==> flow/design.v <==
module fifo # (
	parameter DATA_WIDTH = 32,
	parameter DEPTH = 16,
	parameter LOG2DEPTH = 4
) (
	input clk,
	input reset_n,
	input i_flush,
	input [DATA_WIDTH-1:0] i_data,
	input i_write_enable,
	output o_full,
	output [DATA_WIDTH-1:0] o_data,
	input i_read_enable,
	output o_empty,
	output o_almost_empty
);
	reg [DATA_WIDTH-1:0] ram [0:DEPTH-1];
	reg [LOG2DEPTH-1:0] r_read_addr, r_write_addr;
	reg [LOG2DEPTH:0] r_count;
	wire w_enqueue, w_dequeue;
	assign w_dequeue = i_read_enable & !o_empty;
	assign w_enqueue = i_write_enable & (!o_full | i_read_enable);
	always @(posedge clk or negedge reset_n) begin
		if (!reset_n) begin
			r_write_addr <= 0;
		end else begin
			if (i_flush) begin
				r_write_addr <= 0;
			end else if (w_enqueue) begin
				if (r_write_addr == DEPTH-1) begin
					r_write_addr <= 0;
				end else begin
					r_write_addr <= r_write_addr + 1;
				end
			end
		end
	end
	integer  i;
	always @(posedge clk or negedge reset_n) begin
		if (!reset_n) begin
			for (i = 0; i < DEPTH; i = i + 1) begin
				ram[i] <= 0;
			end
		end else if (w_enqueue) begin
			ram[r_write_addr] <= i_data;
		end
	end
	always @(posedge clk or negedge reset_n) begin
		if (!reset_n) begin
			r_read_addr <= 0;
		end else begin
			if (i_flush) begin
				r_read_addr <= 0;
			end else if (w_dequeue) begin
				if (r_read_addr == DEPTH-1) begin
					r_read_addr <= 0;
				end else begin
					r_read_addr <= r_read_addr + 1;
				end
			end
		end
	end
	always @(posedge clk or negedge reset_n) begin
		if (!reset_n) begin
			r_count <= 0;
		end else begin
			if (i_flush) begin
				r_count <= 0;
			end else begin
				if (!o_full & i_write_enable & !w_dequeue) begin
					r_count <= r_count + 1;
				end else if (w_dequeue & !i_write_enable) begin
					r_count <= r_count - 1;
				end
			end
		end
	end
	assign o_full = (r_count == DEPTH);
	assign o_empty = (r_count == 0);
	assign o_almost_empty = (r_count <= 1);
	assign o_data = ~o_empty ? ram[r_read_addr] : 0;
endmodule
module command_control #(
	parameter RESET_CYCLES = 100
) (
	input wire clk,
	input wire reset_n,
	output wire [(32 - 1):0] o_addr,
	output wire [(32 - 1):0] o_write_data,
	output wire o_write_valid,
	input wire i_write_ready,
	input wire [(32 - 1):0] i_read_data,
	output wire o_read_req,
	input wire i_read_valid,
	input wire [((1 + 4 + 4 + 16) - 1):0] usb_flit_data,
	output wire [(8 - 1):0] o_response,
	input wire usb_rd_n,
	input wire usb_wr_n,
	input wire usb_ce_n,
	output wire usb_isout,
	output wire o_sw_reset_n
);
	wire w_parity;
	wire [4-1:0] w_flit_type;
	wire [4-1:0] w_flit_data_len;
	wire [16-1:0] w_flit_payload;
	assign {w_parity, w_flit_type, w_flit_data_len, w_flit_payload} = usb_flit_data;
	wire w_parity_error;
	assign w_parity_error = ^usb_flit_data != 0;
	reg [(32 - 1):0] r_addr;
	localparam STATE_W = 11;
	localparam STATE_WAIT_B = 0;
	localparam STATE_WAIT = 1 << STATE_WAIT_B;				 
	localparam STATE_READ_ADDR_B = 1;
	localparam STATE_READ_ADDR = 1 << STATE_READ_ADDR_B;	 
	localparam STATE_WAIT_READ_B = 2;
	localparam STATE_WAIT_READ = 1 << STATE_WAIT_READ_B;	 
	localparam STATE_SEND_READY_B = 3;
	localparam STATE_SEND_READY = 1 << STATE_SEND_READY_B;	 
	localparam STATE_SEND_DATA_B = 4;
	localparam STATE_SEND_DATA = 1 << STATE_SEND_DATA_B;	 
	localparam STATE_WRITE_ADDR_B = 5;
	localparam STATE_WRITE_ADDR = 1 << STATE_WRITE_ADDR_B;	 
	localparam STATE_WRITE_UPPER_B = 6;
	localparam STATE_WRITE_UPPER = 1 << STATE_WRITE_UPPER_B; 
	localparam STATE_WRITE_LOWER_B = 7;
	localparam STATE_WRITE_LOWER = 1 << STATE_WRITE_LOWER_B; 
	localparam STATE_SYNC_WRITE_B = 8;
	localparam STATE_SYNC_WRITE = 1 << STATE_SYNC_WRITE_B;	 
	localparam STATE_RESET_B = 9;
	localparam STATE_RESET = 1 << STATE_RESET_B;			 
	localparam STATE_RESPOND_B = 10;
	localparam STATE_RESPOND = 1 << STATE_RESPOND_B;		 
	reg [STATE_W-1:0] r_state;
	reg [(8 - 1):0] r_response;
	reg [16-1:0] r_recv_data_count;
	wire w_read_enable;
	wire w_write_enable;
	reg r_usb_ce_n;
	always @(posedge clk or negedge reset_n) begin
		if (!reset_n) begin
			r_usb_ce_n <= 1'b1;
		end else begin
			r_usb_ce_n <= usb_ce_n;
		end
	end
	assign w_read_enable = r_usb_ce_n == 1'b1 && usb_ce_n == 1'b0 && usb_rd_n == 1'b0;
	assign w_write_enable = r_usb_ce_n == 1'b1 && usb_ce_n == 1'b0 && usb_wr_n == 1'b0;
	reg [4-1:0] r_write_data_len;
	reg [(32 - 1):0] r_write_data;
	reg [16:0] r_write_data_count;
	wire w_write_buf_dequeue;
	reg r_write_buf_enqueue;
	wire w_write_buf_flush;
	wire w_write_buf_empty;
	wire [(32 - 1):0] w_write_buf_data;
	fifo write_buffer (
		.clk(clk),
		.reset_n(reset_n),
		.i_flush(w_write_buf_flush),
		.i_data(r_write_data),
		.i_write_enable(r_write_buf_enqueue),
		.o_full(),
		.o_data(w_write_buf_data),
		.i_read_enable(w_write_buf_dequeue),
		.o_empty(w_write_buf_empty),
		.o_almost_empty()
	);
	assign w_write_buf_dequeue = o_write_valid && i_write_ready;
	assign w_write_buf_flush = r_state[STATE_WAIT_B] && !w_write_buf_empty;
	reg [4-1:0] r_read_data_len;
	reg [16:0] r_read_data_count;
	reg r_read_buf_dequeue;
	wire w_read_buf_enqueue;
	wire w_read_buf_empty;
	wire [(32 - 1):0] w_read_buf_data;
	wire w_read_buf_flush;
	reg r_read_valid;  
	fifo read_buffer (
		.clk(clk),
		.reset_n(reset_n),
		.i_data(i_read_data),
		.i_write_enable(w_read_buf_enqueue),
		.i_flush(w_read_buf_flush),
		.o_full(),
		.o_data(w_read_buf_data),
		.i_read_enable(r_read_buf_dequeue),
		.o_empty(w_read_buf_empty),
		.o_almost_empty()
	);
	always @(posedge clk or negedge reset_n) begin
		if (!reset_n) begin
			r_read_valid <= 0;
		end else begin
			r_read_valid <= i_read_valid;
		end
	end
	assign w_read_buf_enqueue = r_state[STATE_WAIT_READ_B] && i_read_valid && r_read_data_count <= r_read_data_len;
	assign o_read_req = r_state[STATE_WAIT_READ_B] & !r_read_valid;
	assign w_read_buf_flush = r_state[STATE_WAIT_B] && !w_read_buf_empty;
	wire w_state_reset;
	assign w_state_reset = usb_flit_data[(1 + 4 + 4 + 16)-1:8] == 17'h0FF_FF && w_read_enable;
	localparam RESET_COUNT_W = $clog2(RESET_CYCLES);
	reg [RESET_COUNT_W-1:0] r_reset_count;
	always @(posedge clk or negedge reset_n) begin
		if (!reset_n) begin
			r_state <= STATE_WAIT;
			r_recv_data_count <= 0;
			r_write_data <= 0;
			r_read_data_len <= 0;
			r_write_data_len <= 0;
			r_addr <= 0;
			r_write_buf_enqueue <= 0;
			r_response <= 8'hff;
			r_reset_count <= 0;
		end else begin
			r_write_buf_enqueue <= 0;
			if (w_state_reset) begin
				r_state <= STATE_WAIT;
			end else begin
				case (r_state)
					STATE_WAIT: begin
						if (w_write_enable) begin
							if (w_parity_error) begin
								r_response <= 8'h01;
								r_state <= STATE_RESPOND;
							end else begin
								case (w_flit_type)
									4'h0: begin
										r_state <= STATE_READ_ADDR;
										r_read_data_len <= w_flit_data_len;
										r_addr <= {w_flit_payload, 16'h0000};
									end
									4'h2: begin
										r_state <= STATE_WRITE_ADDR;
										r_write_data_len <= w_flit_data_len;
										r_recv_data_count <= 0;
										r_addr <= {w_flit_payload, 16'h0000};
									end
									4'h6: begin
										r_state <= STATE_RESET;
										r_reset_count <= 0;
									end
									default: begin
										r_response <= 8'h02;
										r_state <= STATE_RESPOND;
									end
								endcase
							end
						end
					end
					STATE_READ_ADDR: begin
						if (w_write_enable) begin
							if (w_parity_error) begin
								r_response <= 8'h01;
								r_state <= STATE_RESPOND;
							end else if (w_flit_type == 4'h1) begin
								r_addr[(16 - 1):0] <= w_flit_payload;
								r_state <= STATE_WAIT_READ;
							end else begin
								r_response <= 8'h01;
								r_state <= STATE_RESPOND;
							end
						end
					end
					STATE_WRITE_ADDR: begin
						if (w_write_enable) begin
							if (w_parity_error) begin
								r_response <= 8'h01;
								r_state <= STATE_RESPOND;
							end else if (w_flit_type == 4'h3) begin
								r_addr[(16 - 1):0] <= w_flit_payload;
								r_state <= STATE_WRITE_UPPER;
							end else begin
								r_response <= 8'h02;
								r_state <= STATE_RESPOND;
							end
						end
					end
					STATE_WRITE_UPPER: begin
						if (w_write_enable) begin
							if (w_parity_error) begin
								r_response <= 8'h01;
								r_state <= STATE_RESPOND;
							end else if (w_flit_type == 4'h4) begin
								r_state <= STATE_WRITE_LOWER;
								r_write_data <= {w_flit_payload, 16'h0000};
							end else begin
								r_response <= 8'h02;
								r_state <= STATE_RESPOND;
							end
						end
					end
					STATE_WRITE_LOWER: begin
						if (w_write_enable) begin
							if (w_parity_error) begin
								r_response <= 8'h01;
								r_state <= STATE_RESPOND;
							end else if (w_flit_type == 4'h5) begin
								r_write_data[(16 - 1):0] <= w_flit_payload;
								r_write_buf_enqueue <= 1;
								if (r_recv_data_count == r_write_data_len) begin
									r_state <= STATE_SYNC_WRITE;
								end else begin
									r_recv_data_count <= r_recv_data_count + 1;
									r_state <= STATE_WRITE_UPPER;
								end
							end else begin
								r_response <= 8'h02;
								r_state <= STATE_RESPOND;
							end
						end
					end
					STATE_SYNC_WRITE: begin
						if (w_write_buf_empty && !r_write_buf_enqueue) begin
							r_response <= 8'h00;
							r_state <= STATE_RESPOND;
						end
					end
					STATE_WAIT_READ: begin
						if (r_read_data_count == r_read_data_len + 1) begin
							r_state <= STATE_SEND_READY;
						end
					end
					STATE_SEND_READY: begin
						if (w_read_enable) begin
							r_state <= STATE_SEND_DATA;
						end
					end
					STATE_SEND_DATA: begin
						if (w_read_buf_empty) begin
							r_response <= 8'h00;
							r_state <= STATE_RESPOND;
						end
					end
					STATE_RESET: begin
						if (r_reset_count == RESET_CYCLES) begin
							r_state <= STATE_RESPOND;
							r_response <= 8'h00;
						end else begin
							r_reset_count <= r_reset_count + 1;
						end
					end
					STATE_RESPOND: begin
						if (w_read_enable) begin
							r_state <= STATE_WAIT;
						end
					end
				endcase
			end
		end
	end
	always @(posedge clk or negedge reset_n) begin
		if (!reset_n) begin
			r_read_data_count <= 0;
		end else begin
			if (r_state[STATE_READ_ADDR_B]) begin
				r_read_data_count <= 0;
			end else if (r_state[STATE_WAIT_READ_B] && r_read_data_count <= r_read_data_len) begin
				if (i_read_valid) begin
					r_read_data_count <= r_read_data_count + 1;
				end
			end
		end
	end
	always @(posedge clk or negedge reset_n) begin
		if (!reset_n) begin
			r_write_data_count <= 0;
		end else begin
			if (r_state[STATE_WRITE_ADDR_B]) begin
				r_write_data_count <= 0;
			end else if (w_write_buf_dequeue) begin
				r_write_data_count <= r_write_data_count + 1;
			end
		end
	end
	reg [1:0] r_byte_count;
	always @(posedge clk or negedge reset_n) begin
		if (!reset_n) begin
			r_byte_count <= 0;
			r_read_buf_dequeue <= 0;
		end else begin
			r_read_buf_dequeue <= 0;
			if (r_state[STATE_SEND_DATA_B]) begin
				if (w_read_enable) begin
					if (r_byte_count == 3) begin
						r_byte_count <= 0;
						r_read_buf_dequeue <= 1;
					end else begin
						r_byte_count <= r_byte_count + 1;
					end
				end
			end
		end
	end
	reg [(8 - 1):0] r_response_out;
	reg [1:0] r_isout_pipe;
	always @(posedge clk or negedge reset_n) begin
		if (!reset_n) begin
			r_response_out <= 8'hff;
			r_isout_pipe <= 0;
		end else begin
			r_isout_pipe <= {r_isout_pipe[0], (usb_ce_n == 1'b0 && usb_rd_n == 1'b0)};
			if (w_read_enable) begin
				case (r_state)
					STATE_SEND_READY: begin
						r_response_out <= 8'h03;
					end
					STATE_SEND_DATA: begin
						r_response_out <= w_read_buf_data[r_byte_count * 8 +: 8];
					end
					STATE_RESPOND: begin
						r_response_out <= r_response;
					end
					default: begin
						r_response_out <= 8'hff;
					end
				endcase
			end
		end
	end
	assign o_response = r_response_out;
	assign usb_isout = r_isout_pipe[1];
	assign o_addr = (r_state[STATE_WAIT_READ_B]) ? r_addr + (r_read_data_count * 4) :
					(o_write_valid) ? r_addr + (r_write_data_count * 4) : 0;
	assign o_write_data = w_write_buf_data;
	assign o_write_valid = (r_state[STATE_WRITE_UPPER_B] || r_state[STATE_WRITE_LOWER_B] ||
							r_state[STATE_SYNC_WRITE_B]) && !w_write_buf_empty;
	assign o_sw_reset_n = r_state[STATE_RESET_B] ? 1'b0 : 1'b1;
endmodule
`timescale 1 ns / 1 ps
	module usb_interface_v1_0_M00_AXI #
	(
		parameter  C_M_START_DATA_VALUE	= 32'h00000000,
		parameter  C_M_TARGET_SLAVE_BASE_ADDR	= 32'h00000000,
		parameter integer C_M_AXI_ADDR_WIDTH	= 32,
		parameter integer C_M_AXI_DATA_WIDTH	= 32,
		parameter integer C_M_TRANSACTIONS_NUM	= 4
	)
	(
		input wire [(32 - 1):0] i_addr,
		input wire [(32 - 1):0] i_write_data,
		input wire i_write_valid,
		output wire o_write_ready,
		output wire [(32 - 1):0] o_read_data,
		input wire i_read_req,
		output wire o_read_data_valid,
		input wire  M_AXI_ACLK,
		input wire  M_AXI_ARESETN,
		output wire [C_M_AXI_ADDR_WIDTH-1 : 0] M_AXI_AWADDR,
		output wire [2 : 0] M_AXI_AWPROT,
		output wire  M_AXI_AWVALID,
		input wire  M_AXI_AWREADY,
		output wire [C_M_AXI_DATA_WIDTH-1 : 0] M_AXI_WDATA,
		output wire [C_M_AXI_DATA_WIDTH/8-1 : 0] M_AXI_WSTRB,
		output wire  M_AXI_WVALID,
		input wire  M_AXI_WREADY,
		input wire [1 : 0] M_AXI_BRESP,
		input wire  M_AXI_BVALID,
		output wire  M_AXI_BREADY,
		output wire [C_M_AXI_ADDR_WIDTH-1 : 0] M_AXI_ARADDR,
		output wire [2 : 0] M_AXI_ARPROT,
		output wire  M_AXI_ARVALID,
		input wire  M_AXI_ARREADY,
		input wire [C_M_AXI_DATA_WIDTH-1 : 0] M_AXI_RDATA,
		input wire [1 : 0] M_AXI_RRESP,
		input wire  M_AXI_RVALID,
		output wire  M_AXI_RREADY
	);
	reg r_axi_awvalid, r_axi_wvalid, r_axi_bready;
	reg r_axi_arvalid, r_axi_rready;
	reg [C_M_AXI_ADDR_WIDTH-1 : 0] 	r_axi_awaddr;
	reg [C_M_AXI_DATA_WIDTH-1 : 0] 	r_axi_wdata;
	reg [C_M_AXI_ADDR_WIDTH-1 : 0] 	r_axi_araddr;
	reg [C_M_AXI_DATA_WIDTH-1 : 0] r_read_data;
	reg r_rvalid;
	reg r_read_req, r_read_req_delayed;
	reg r_write_valid, r_write_valid_delayed;
	reg r_axi_awready, r_axi_wready;
	wire w_raise_read_req;
	wire w_raise_write_valid;
	assign w_raise_read_req = r_read_req && ~r_read_req_delayed;
	assign w_raise_write_valid = r_write_valid && ~r_write_valid_delayed;
	assign M_AXI_AWADDR	= C_M_TARGET_SLAVE_BASE_ADDR + r_axi_awaddr;
	assign M_AXI_WDATA	= r_axi_wdata;
	assign M_AXI_AWPROT	= 3'b000;
	assign M_AXI_AWVALID	= r_axi_awvalid;
	assign M_AXI_WVALID	= r_axi_wvalid;
	assign M_AXI_WSTRB	= 4'b1111;
	assign M_AXI_BREADY	= r_axi_bready;
	assign M_AXI_ARADDR	= C_M_TARGET_SLAVE_BASE_ADDR + r_axi_araddr;
	assign M_AXI_ARVALID	= r_axi_arvalid;
	assign M_AXI_ARPROT	= 3'b001;
	assign M_AXI_RREADY = i_read_req;
	assign o_write_ready = r_axi_awready && r_axi_wready;
	assign o_read_data_valid = r_rvalid;
	assign o_read_data = r_read_data;
	always @(posedge M_AXI_ACLK) begin
		if (M_AXI_ARESETN == 0) begin
			r_read_req <= 0;
			r_read_req_delayed <= 0;
			r_write_valid <= 0;
			r_write_valid_delayed <= 0;
		end else begin
			r_read_req <= i_read_req;
			r_read_req_delayed <= r_read_req;
			r_write_valid <= i_write_valid;
			r_write_valid_delayed <= r_write_valid;
		end
	end
	always @(posedge M_AXI_ACLK) begin
		if (M_AXI_ARESETN == 0) begin
			r_axi_awvalid <= 1'b0;
		end else begin
			if (w_raise_write_valid) begin
				r_axi_awvalid <= 1'b1;
			end else if (M_AXI_AWREADY && r_axi_awvalid) begin
				r_axi_awvalid <= 1'b0;
			end
		end
	end
	always @(posedge M_AXI_ACLK) begin
		if (M_AXI_ARESETN == 0) begin
			r_axi_wvalid <= 1'b0;
		end else if (w_raise_write_valid) begin
			r_axi_wvalid <= 1'b1;
 		end else if (M_AXI_WREADY && r_axi_wvalid) begin
			r_axi_wvalid <= 1'b0;
		end
	end
	always @(posedge M_AXI_ACLK) begin
		if (M_AXI_ARESETN == 0) begin
			r_axi_awready <= 1'b0;
			r_axi_wready <= 1'b0;
		end else begin
			if (r_axi_awready && r_axi_wready) begin
				r_axi_awready <= 1'b0;
				r_axi_wready <= 1'b0;
			end else begin
				if (M_AXI_AWREADY) begin
					r_axi_awready <= 1'b1;
				end
				if (M_AXI_WREADY) begin
					r_axi_wready <= 1'b1;
				end
			end
		end
	end
	always @(posedge M_AXI_ACLK) begin
		if (M_AXI_ARESETN == 0) begin
			r_axi_bready <= 1'b0;
		end else if (M_AXI_BVALID && ~r_axi_bready) begin
			r_axi_bready <= 1'b1;
		end else if (r_axi_bready) begin
			r_axi_bready <= 1'b0;
		end
	end
	always @(posedge M_AXI_ACLK) begin
		if (M_AXI_ARESETN == 0) begin
			r_axi_arvalid <= 1'b0;
		end else if (w_raise_read_req) begin
			r_axi_arvalid <= 1'b1;
		end	else if (M_AXI_ARREADY && r_axi_arvalid) begin
				r_axi_arvalid <= 1'b0;
		end
	end
	always @(posedge M_AXI_ACLK) begin
		if (M_AXI_ARESETN == 0) begin
			r_read_data <= 0;
			r_rvalid <= 0;
		end else begin
			r_rvalid <= M_AXI_RVALID;
			if (M_AXI_RVALID) begin
				r_read_data <= M_AXI_RDATA;
			end
		end
	end
	always @(posedge M_AXI_ACLK) begin
		if (M_AXI_ARESETN == 0) begin
			r_axi_awaddr <= 0;
		end else if (w_raise_write_valid) begin
			r_axi_awaddr <= i_addr;
		end
	end
	always @(posedge M_AXI_ACLK) begin
		if (M_AXI_ARESETN == 0) begin
			r_axi_wdata <= C_M_START_DATA_VALUE;
		end else if (w_raise_write_valid) begin
			r_axi_wdata <= i_write_data;
		end
	end
	always @(posedge M_AXI_ACLK) begin
		if (M_AXI_ARESETN == 0) begin
			r_axi_araddr <= 0;
		end else if (w_raise_read_req) begin
			r_axi_araddr <= i_addr;
		end
	end
endmodule
`timescale 1 ns / 1 ps
module usb_interface_v1_0 #
(
	parameter RESET_CYCLES = 100,
	parameter  C_M00_AXI_START_DATA_VALUE	= 32'h00000000,
	parameter  C_M00_AXI_TARGET_SLAVE_BASE_ADDR	= 32'h00000000,
	parameter integer C_M00_AXI_ADDR_WIDTH	= 32,
	parameter integer C_M00_AXI_DATA_WIDTH	= 32,
	parameter integer C_M00_AXI_TRANSACTIONS_NUM	= 4
) (
	input wire [(8 - 1):0] usb_data_in,
	output wire [(8 - 1):0] usb_data_out,
	output wire usb_data_oe,
	input wire [(1 + 4 + 4 + 16)-8-1:0] usb_addr,
	input wire usb_rd_n,
	input wire usb_wr_n,
	input wire usb_ce_n,
	output wire sw_reset_n,
	input wire  m00_axi_aclk,
	input wire  m00_axi_aresetn,
	output wire [C_M00_AXI_ADDR_WIDTH-1 : 0] m00_axi_awaddr,
	output wire [2 : 0] m00_axi_awprot,
	output wire  m00_axi_awvalid,
	input wire  m00_axi_awready,
	output wire [C_M00_AXI_DATA_WIDTH-1 : 0] m00_axi_wdata,
	output wire [C_M00_AXI_DATA_WIDTH/8-1 : 0] m00_axi_wstrb,
	output wire  m00_axi_wvalid,
	input wire  m00_axi_wready,
	input wire [1 : 0] m00_axi_bresp,
	input wire  m00_axi_bvalid,
	output wire  m00_axi_bready,
	output wire [C_M00_AXI_ADDR_WIDTH-1 : 0] m00_axi_araddr,
	output wire [2 : 0] m00_axi_arprot,
	output wire  m00_axi_arvalid,
	input wire  m00_axi_arready,
	input wire [C_M00_AXI_DATA_WIDTH-1 : 0] m00_axi_rdata,
	input wire [1 : 0] m00_axi_rresp,
	input wire  m00_axi_rvalid,
	output wire  m00_axi_rready
);
	wire [(32 - 1):0] w_addr_from_usb;
	wire [(32 - 1):0] w_usb_write_data;
	wire w_usb_write_valid;
	wire w_usb_write_ready;
	wire [(32 - 1):0] w_usb_read_data;
	wire w_usb_read_req;
	wire w_usb_read_valid;
	wire w_is_output;
	wire [(8 - 1):0] w_usb_in_data;
	wire [(8 - 1):0] w_usb_out_data;
	usb_interface_v1_0_M00_AXI # (
		.C_M_START_DATA_VALUE(C_M00_AXI_START_DATA_VALUE),
		.C_M_TARGET_SLAVE_BASE_ADDR(C_M00_AXI_TARGET_SLAVE_BASE_ADDR),
		.C_M_AXI_ADDR_WIDTH(C_M00_AXI_ADDR_WIDTH),
		.C_M_AXI_DATA_WIDTH(C_M00_AXI_DATA_WIDTH),
		.C_M_TRANSACTIONS_NUM(C_M00_AXI_TRANSACTIONS_NUM)
	) usb_interface_v1_0_M00_AXI_inst (
		.i_addr(w_addr_from_usb),
		.i_write_data(w_usb_write_data),
		.i_write_valid(w_usb_write_valid),
		.o_write_ready(w_usb_write_ready),
		.o_read_data(w_usb_read_data),
		.i_read_req(w_usb_read_req),
		.o_read_data_valid(w_usb_read_valid),
		.M_AXI_ACLK(m00_axi_aclk),
		.M_AXI_ARESETN(m00_axi_aresetn),
		.M_AXI_AWADDR(m00_axi_awaddr),
		.M_AXI_AWPROT(m00_axi_awprot),
		.M_AXI_AWVALID(m00_axi_awvalid),
		.M_AXI_AWREADY(m00_axi_awready),
		.M_AXI_WDATA(m00_axi_wdata),
		.M_AXI_WSTRB(m00_axi_wstrb),
		.M_AXI_WVALID(m00_axi_wvalid),
		.M_AXI_WREADY(m00_axi_wready),
		.M_AXI_BRESP(m00_axi_bresp),
		.M_AXI_BVALID(m00_axi_bvalid),
		.M_AXI_BREADY(m00_axi_bready),
		.M_AXI_ARADDR(m00_axi_araddr),
		.M_AXI_ARPROT(m00_axi_arprot),
		.M_AXI_ARVALID(m00_axi_arvalid),
		.M_AXI_ARREADY(m00_axi_arready),
		.M_AXI_RDATA(m00_axi_rdata),
		.M_AXI_RRESP(m00_axi_rresp),
		.M_AXI_RVALID(m00_axi_rvalid),
		.M_AXI_RREADY(m00_axi_rready)
	);
	assign w_usb_in_data = usb_data_in;
	assign usb_data_out = w_usb_out_data;
	assign usb_data_oe = w_is_output;
	command_control #(
		.RESET_CYCLES(RESET_CYCLES)
	) command_control_inst (
		.clk(m00_axi_aclk),
		.reset_n(m00_axi_aresetn),
		.o_addr(w_addr_from_usb),
		.o_write_data(w_usb_write_data),
		.o_write_valid(w_usb_write_valid),
		.i_write_ready(w_usb_write_ready),
		.i_read_data(w_usb_read_data),
		.o_read_req(w_usb_read_req),
		.i_read_valid(w_usb_read_valid),
		.o_sw_reset_n(sw_reset_n),
		.o_response(w_usb_out_data),
		.usb_rd_n(usb_rd_n),
		.usb_wr_n(usb_wr_n),
		.usb_ce_n(usb_ce_n),
		.usb_flit_data({usb_addr, w_usb_in_data}),
		.usb_isout(w_is_output)
	);
endmodule
Lab notebook: usb_interface_v1_0

---- Tool chain data of usb_interface_v1_0 ----
Tool output for the design above before and after an edit, in the order of the flow.
"unedited" refers to lines of the RTL above, "edited" to lines of the edited file.
"change" is "edited" less "unedited", of the values as shown; "relative change" is that difference over "unedited", in percent.
Library cell names are shortened.
The mark -- stands for no value.
inputs
  design top .............................. usb_interface_v1_0
  clock ................................... m00_axi_aclk
  standard-cell library ................... sky130hd
  corner .................................. tt_025C_1v80

---- Diff ----
The edit as a unified diff against the file above.
This change comes from a script, not from a designer. The edited design behaves differently; no optimisation was intended.
begin of diff
@@ -586,5 +586,5 @@
 		if (M_AXI_ARESETN == 0) begin
 			r_axi_wdata <= C_M_START_DATA_VALUE;
-		end else if (w_raise_write_valid) begin
+		end else begin
 			r_axi_wdata <= i_write_data;
 		end
end of diff

---- Word level ----
Yosys after proc, flatten, opt, wreduce and memory -nomap, before mapping. Print and check cells are not counted. Equal cells are merged and count once.
cells by class
  what                   unedited  edited  change  relative change (%)
  equal/unequal tests    122       122     0       0.00
  add/sub/neg operators  16        16      0       0.00
  bitwise operators      22        22      0       0.00
  reduce/logical cells   105       106     +1      +0.95
  shift operators        1         1       0       0.00
  $lt $le $gt $ge        1         1       0       0.00
  multiplexer cells      120       119     -1      -0.83
operators by type and width
  kind                                                                    unedited  edited  change  relative change (%)
  32-bit 2-to-1 mux                                                       4         3       -1      -25.00
  2-bit OR reduction                                                      2         3       +1      +50.00
  2-bit AND reduction                                                     34        34      0       0.00
  4-bit equality test (second input constant)                             32        32      0       0.00
  16-bit 2-to-1 mux                                                       22        22      0       0.00
  11-bit 2-to-1 mux                                                       21        21      0       0.00
  1-bit logical AND                                                       20        20      0       0.00
  4-bit by 3-bit equality test with 1-bit output (second input constant)  19        19      0       0.00
  8-bit 2-to-1 mux                                                        18        18      0       0.00
  1-bit 2-to-1 mux                                                        16        16      0       0.00
  2-bit nonzero test                                                      13        13      0       0.00
  4-bit 2-to-1 mux                                                        12        12      0       0.00
  2-bit by 1-bit != test with 1-bit output (second input constant)        12        12      0       0.00
  1-bit bitwise AND                                                       11        11      0       0.00
  4-bit by 2-bit equality test with 1-bit output (second input constant)  10        10      0       0.00
  2-bit != test (second input constant)                                   10        10      0       0.00
  3-bit by 1-bit != test with 1-bit output (second input constant)        10        10      0       0.00
  1-bit zero test                                                         9         9       0       0.00
  1-bit inverter                                                          9         9       0       0.00
  5-bit 2-to-1 mux                                                        6         6       0       0.00
  3-bit by 2-bit != test with 1-bit output (second input constant)        6         6       0       0.00
  4-bit by 1-bit equality test with 1-bit output (second input constant)  5         5       0       0.00
  4-bit zero test                                                         5         5       0       0.00
  17-bit 2-to-1 mux                                                       5         5       0       0.00
  4-bit by 1-bit adder with 4-bit output (second input constant)          4         4       0       0.00
  7-bit 2-to-1 mux                                                        4         4       0       0.00
  5-bit AND reduction                                                     4         4       0       0.00
  3-bit nonzero test                                                      3         3       0       0.00
The list need not be complete.
storage and ports
  what                        unedited  edited  change  relative change (%)
  bits of input ports         71        71      0       0.00
  output and inout port bits  121       121     0       0.00
  word-level cells            459       459     0       0.00
  bits in registers           1,353     1,353   0       0.00

---- Depth ----
Longest topological path by Yosys (ltp), each cell counted once; first at word level (registers and memories cut), then after technology mapping (sequential cells cut; the memories' decode and read muxes count).
depth
  what                           unedited  edited  change  relative change (%)
  depth in word-level cells      9         9       0       0.00
  ABC_AREA                       0         0       --      --
  gate-level depth with buffers  15        15      0       0.00
  mapped depth without buffers   14        15      +1      +7.14

---- After synthesis ----
The flow's flattened synthesis, as Yosys stat reports it; memories are mapped. The netlist is that of the ABC_AREA named above (0 if unset); the other value can give another one.
cell types
  type      unedited  edited  change  relative change (%)
  o21ai_0   123       284     +161    +130.89
  mux2_2    1,073     922     -151    -14.07
  nand2_1   231       331     +100    +43.29
  buf_2     36        127     +91     +252.78
  buf_1     84        13      -71     -84.52
  nor2_1    204       247     +43     +21.08
  clkbuf_1  301       264     -37     -12.29
  mux2_1    0         33      +33     --
  o221ai_1  40        10      -30     -75.00
  nor3_1    36        66      +30     +83.33
  nand3_1   135       160     +25     +18.52
  a22o_1    90        65      -25     -27.78
  o21ai_1   3         22      +19     +633.33
  nand4_1   93        75      -18     -19.35
  or3_1     13        29      +16     +123.08
  a21oi_1   177       162     -15     -8.47
  xnor2_1   55        40      -15     -27.27
  and3_1    61        48      -13     -21.31
The list need not be complete.
mapped netlist
  what                             unedited   edited     change      relative change (%)
  area of sequential cells (mm^2)  0.033053   0.033053   0.000000    0.00
  mapped cells                     5,125      5,222      +97         +1.89
  mapped area (mm^2)               0.0617392  0.0611637  -0.0005755  -0.93
  buffer cells                     433        415        -18         -4.16
  flip-flops                       1,348      1,348      0           0.00
By module: a second synthesis without flattening, with its own total; a netlist apart from the flattened one above.
unflattened totals
  what                                            unedited   edited     change      relative change (%)
  cell total of the unflattened synthesis         5,322      5,301      -21         -0.39
  area total of the unflattened synthesis (mm^2)  0.0641565  0.0639288  -0.0002277  -0.35
Each row is one instance without its submodules.
modules, unedited
  module                              seq. area (mm^2)  area (mm^2)  cells  instances
  fifo                                0.0131376         0.0242095    1,843  2
  command_control (RESET_CYCLES=100)  0.0039951         0.010405     1,105  1
  usb_interface_v1_0_M00_AXI          0.0027827         0.0053326    531    1
  usb_interface_v1_0                  0                 0            0      1
modules, edited
  module                              seq. area (mm^2)  area (mm^2)  cells  instances
  fifo                                0.0131376         0.0242658    1,868  2
  command_control (RESET_CYCLES=100)  0.0039951         0.010405     1,105  1
  usb_interface_v1_0_M00_AXI          0.0027827         0.0049923    460    1
  usb_interface_v1_0                  0                 0            0      1

---- Worst setup path after synthesis ----
Source: OpenSTA report_checks on the synthesized netlist (no wires, ideal clock, input and output delay 20% of the period each), path of least setup slack; recovery checks are left aside. Register names are those of the netlist, which keeps one name where synthesis merged equal registers.
path after synthesis
  what                                 unedited                                        edited                                          change  relative change (%)
  kind                                 input to register                               input to register                               --      --
  start                                in usb_addr[12]                                 in usb_addr[2]                                  --      --
  end                                  reg command_control_inst.r_recv_data_count[13]  reg command_control_inst.r_recv_data_count[11]  --      --
  arrival time (ns)                    4.573                                           4.442                                           -0.131  -2.86
  external input delay (ns)            2.000                                           2.000                                           0.000   0.00
  library setup time (ns)              0.065                                           0.077                                           +0.012  --
  time at the first pin (ns)           2.000                                           2.000                                           0.000   0.00
  stages                               10                                              9                                               -1      -10.00
  period (ns)                          10.0                                            10.0                                            0.0     0.00
  data required time (ns)              9.935                                           9.923                                           -0.012  -0.12
  setup slack (ns)                     5.362                                           5.481                                           +0.119  --
  buffers on the path                  0                                               0                                               0       --
  path delay (ns)                      2.638                                           2.519                                           -0.119  -4.51
  period reached after synthesis (ns)  4.638                                           4.519                                           -0.119  -2.57
"path delay" is the arrival time less input delay plus setup time.
"stages" counts driving pins, that of a launching flip-flop among them; a cell with two outputs on the path counts twice.
"period reached after synthesis" = period - worst setup slack (recovery checks aside). The figure is calculated, with input and output delays left at 20% of the set period.
Between the ends stands the longest chain of elaborated cells between them, by number of cells; it is not shown to be the way that was timed. Of several equally long chains one is given.
Each line given opens the expression or statement behind the cell; cells for indexed reads and writes are added by Yosys, which also makes memories of some case tables.
A register here has more assigning lines than the two given.
on the way, after synthesis, unedited
  path through ............................ inv_1 > ha_1 > xnor2_1 > xnor2_1 > xnor3_1 > xnor2_1 > a41oi_1 > or4_1 > or3_1 > nand2_1
  length of the longest elaborated chain .. 5
  elaborated cells on any way between the ends .. 19
  source lines of those cells ............. 9
  those cells by class .................... eq/ne (7); mux (7); logic (1); reduce/logical (4)
RTL lines, path after synthesis, unedited
  what                                            RTL line  text
  start, declared                                 613       input wire [(1 + 4 + 4 + 16)-8-1:0] usb_addr,
  4-bit by 3-bit equality test with 1-bit output  299       end else if (w_flit_type == 4'h5) begin
  16-bit 2-to-1 mux                               299
  16-bit 2-to-1 mux                               296       if (w_parity_error) begin
  16-bit 2-to-1 mux                               295       if (w_write_enable) begin
  16-bit parallel mux with 2-bit select           221       case (r_state)
  end, assigned                                   208       r_recv_data_count <= 0;
  end, assigned                                   305       r_recv_data_count <= r_recv_data_count + 1;
  end, declared                                   136       reg [16-1:0] r_recv_data_count;
on the way, after synthesis, edited
  path through ............................ ha_1 > xnor2_2 > xnor3_2 > nor4_2 > mux2i_2 > a22oi_2 > nand4_1 > or4_1 > a21oi_1
  length of the longest elaborated chain .. 5
  elaborated cells on any way between the ends .. 13
  source lines of those cells ............. 7
  those cells by class .................... eq/ne (3); mux (5); logic (1); reduce/logical (4)
RTL lines, path after synthesis, edited
  what                                   RTL line  text
  start, declared                        613       input wire [(1 + 4 + 4 + 16)-8-1:0] usb_addr,
  25-bit parity                          109       assign w_parity_error = ^usb_flit_data != 0;
  32-bit nonzero test                    109
  16-bit 2-to-1 mux                      296       if (w_parity_error) begin
  16-bit 2-to-1 mux                      295       if (w_write_enable) begin
  16-bit parallel mux with 2-bit select  221       case (r_state)
  end, assigned                          208       r_recv_data_count <= 0;
  end, assigned                          305       r_recv_data_count <= r_recv_data_count + 1;
  end, declared                          136       reg [16-1:0] r_recv_data_count;

---- Path in the finished layout ----
Path of least setup slack in the final report of each run of set A (OpenROAD, finished layout, wires in). Where an end is a register, its clock arrival counts in the times.
path after layout
  what                        unedited                                             edited                                            change  relative change (%)
  kind                        register to register                                 register to register                              --      --
  start                       reg command_control_inst.read_buffer.r_read_addr[1]  reg command_control_inst.r_state[6]               --      --
  end                         reg command_control_inst.r_response_out[4]           reg command_control_inst.write_buffer.ram[1][10]  --      --
  buffers on the path         2                                                    2                                                 0       0.00
  arrival time (ns)           4.91                                                 5.07                                              +0.16   +3.26
  library setup time (ns)     0.05                                                 0.14                                              +0.09   --
  stages                      13                                                   11                                                -2      -15.38
  setup slack (ns)            1.30                                                 1.09                                              -0.21   --
  period (ns)                 5.49                                                 5.49                                              0.00    0.00
  data required time (ns)     6.21                                                 6.16                                              -0.05   -0.81
  time at the first pin (ns)  0.79                                                 0.78                                              -0.01   -1.27
Between the ends stands the longest chain of elaborated cells between them, by number of cells; it is not shown to be the way that was timed. Of several equally long chains one is given.
A register here has more assigning lines than the two given.
on the way, after layout, unedited
  path through ............................ dfrtp_1 > inv_1 > ha_1 > buf_4 > or4_1 > nor2_2 > buf_4 > a222oi_1 > nand4_1 > o21ai_0 > o311ai_0 > o211a_1 > o22a_1
  length of the longest elaborated chain .. 5
  elaborated cells on any way between the ends .. 20
  those cells by class .................... eq/ne (15); shift (1); mux (3); reduce/logical (1)
RTL lines, path after layout, unedited
  what                                                    RTL line  text
  start, declared                                         18        reg [LOG2DEPTH-1:0] r_read_addr, r_write_addr;
  start, assigned                                         50        r_read_addr <= 0;
  start, assigned                                         58        r_read_addr <= r_read_addr + 1;
  4-bit equality test                                     81        assign o_data = ~o_empty ? ram[r_read_addr] : 0;
  32-bit parallel mux with 16-bit select                  81
  32-bit 2-to-1 mux                                       81
  32-bit by 6-bit variable part select with 8-bit output  410       r_response_out <= w_read_buf_data[r_byte_count * 8 +: 8];
  8-bit parallel mux with 3-bit select                    405       case (r_state)
  end, assigned                                           410
  end, assigned                                           413       r_response_out <= r_response;
  end, declared                                           396       reg [(8 - 1):0] r_response_out;
on the way, after layout, edited
  path through ............................ dfrtp_1 > nor3_1 > a21oi_1 > buf_4 > and3_1 > o21ai_0 > nor3_1 > nand2_2 > buf_4 > nand2_1 > o21ai_0
  length of the longest elaborated chain .. 7
  elaborated cells on any way between the ends .. 7
  source lines of those cells ............. 3
  those cells by class .................... logic (2); reduce/logical (5)
RTL lines, path after layout, edited
  what                           RTL line  text
  start, declared                134       reg [STATE_W-1:0] r_state;
  start, assigned                207       r_state <= STATE_WAIT;
  start, assigned                219       r_state <= STATE_WAIT;
  1-bit logical OR (2 in a row)  427       assign o_write_valid = (r_state[STATE_WRITE_UPPER_B] || r_state[STATE_WRITE_LOWER_B] ||
  1-bit logical AND              427
  1-bit logical AND              169       assign w_write_buf_dequeue = o_write_valid && i_write_ready;
  1-bit OR                       22        assign w_enqueue = i_write_enable & (!o_full | i_read_enable);
  1-bit bitwise AND              22
  2-bit AND reduction            --
  end, assigned                  42        ram[i] <= 0;
  end, assigned                  45        ram[r_write_addr] <= i_data;
  end, declared                  17        reg [DATA_WIDTH-1:0] ram [0:DEPTH-1];

---- Flow runs ----
Runs of the flow (Yosys, OpenROAD) on both versions; the two runs of a pair have the same settings. The constraints put input and output delay at 20% of the set period each and load the outputs with 0.01 pF.
flow settings, set A
  CORE_UTILIZATION ........................ 40
  PLACE_DENSITY ........................... 0.6
  period_ns ............................... 5.49
  CAP_MARGIN .............................. 20
  CORE_MARGIN ............................. 2
  SLEW_MARGIN ............................. 20
final reports, set A
  what                                           unedited   edited     change      relative change (%)
  die size (mm^2)                                0.157506   0.156053   -0.001453   -0.92
  standard-cell area of the final layout (mm^2)  0.0710894  0.0700509  -0.0010385  -1.46
  synthesized cell area (mm^2)                   0.0617392  0.0611637  -0.0005755  -0.93
  clock period achieved (ns)                     4.190      4.401      +0.211      +5.04
  lowest setup slack (ns)                        1.300      1.089      -0.211      --
  total power of the final layout (uW)           24,393     21,016     -3,377      -13.84
flow settings, set B
  CELL_PAD_IN_SITES_GLOBAL_PLACEMENT ...... 0
  CORE_ASPECT_RATIO ....................... 1.11
  CORE_MARGIN ............................. 8
  CORE_UTILIZATION ........................ 53
  CTS_CLUSTER_DIAMETER .................... 75
  GPL_ROUTABILITY_DRIVEN .................. 1
  PLACE_DENSITY_LB_ADDON .................. 0.18
  SLEW_MARGIN ............................. 20
  TNS_END_PERCENT ......................... 35
  period_ns ............................... 7.79
  CAP_MARGIN .............................. 20
final reports, set B
  what                                           unedited   edited     change      relative change (%)
  worst-case hold slack (ns)                     0.352      0.360      +0.008      --
  die size (mm^2)                                0.12768    0.126544   -0.001136   -0.89
  standard-cell area of the final layout (mm^2)  0.0695655  0.0689261  -0.0006394  -0.92
  synthesized cell area (mm^2)                   0.0617392  0.0611637  -0.0005755  -0.93
  clock period achieved (ns)                     4.818      4.601      -0.217      -4.50
  lowest setup slack (ns)                        2.972      3.189      +0.217      --
  total power of the final layout (uW)           16,616     14,594     -2,022      -12.17
By "clock period achieved" is meant the clock period of the run minus its worst setup slack. This is arithmetic on one report: input and output delays are still those of the set period (20% each).
"total power of the final layout": no workload was simulated; the value follows from the tool's default switching activity.
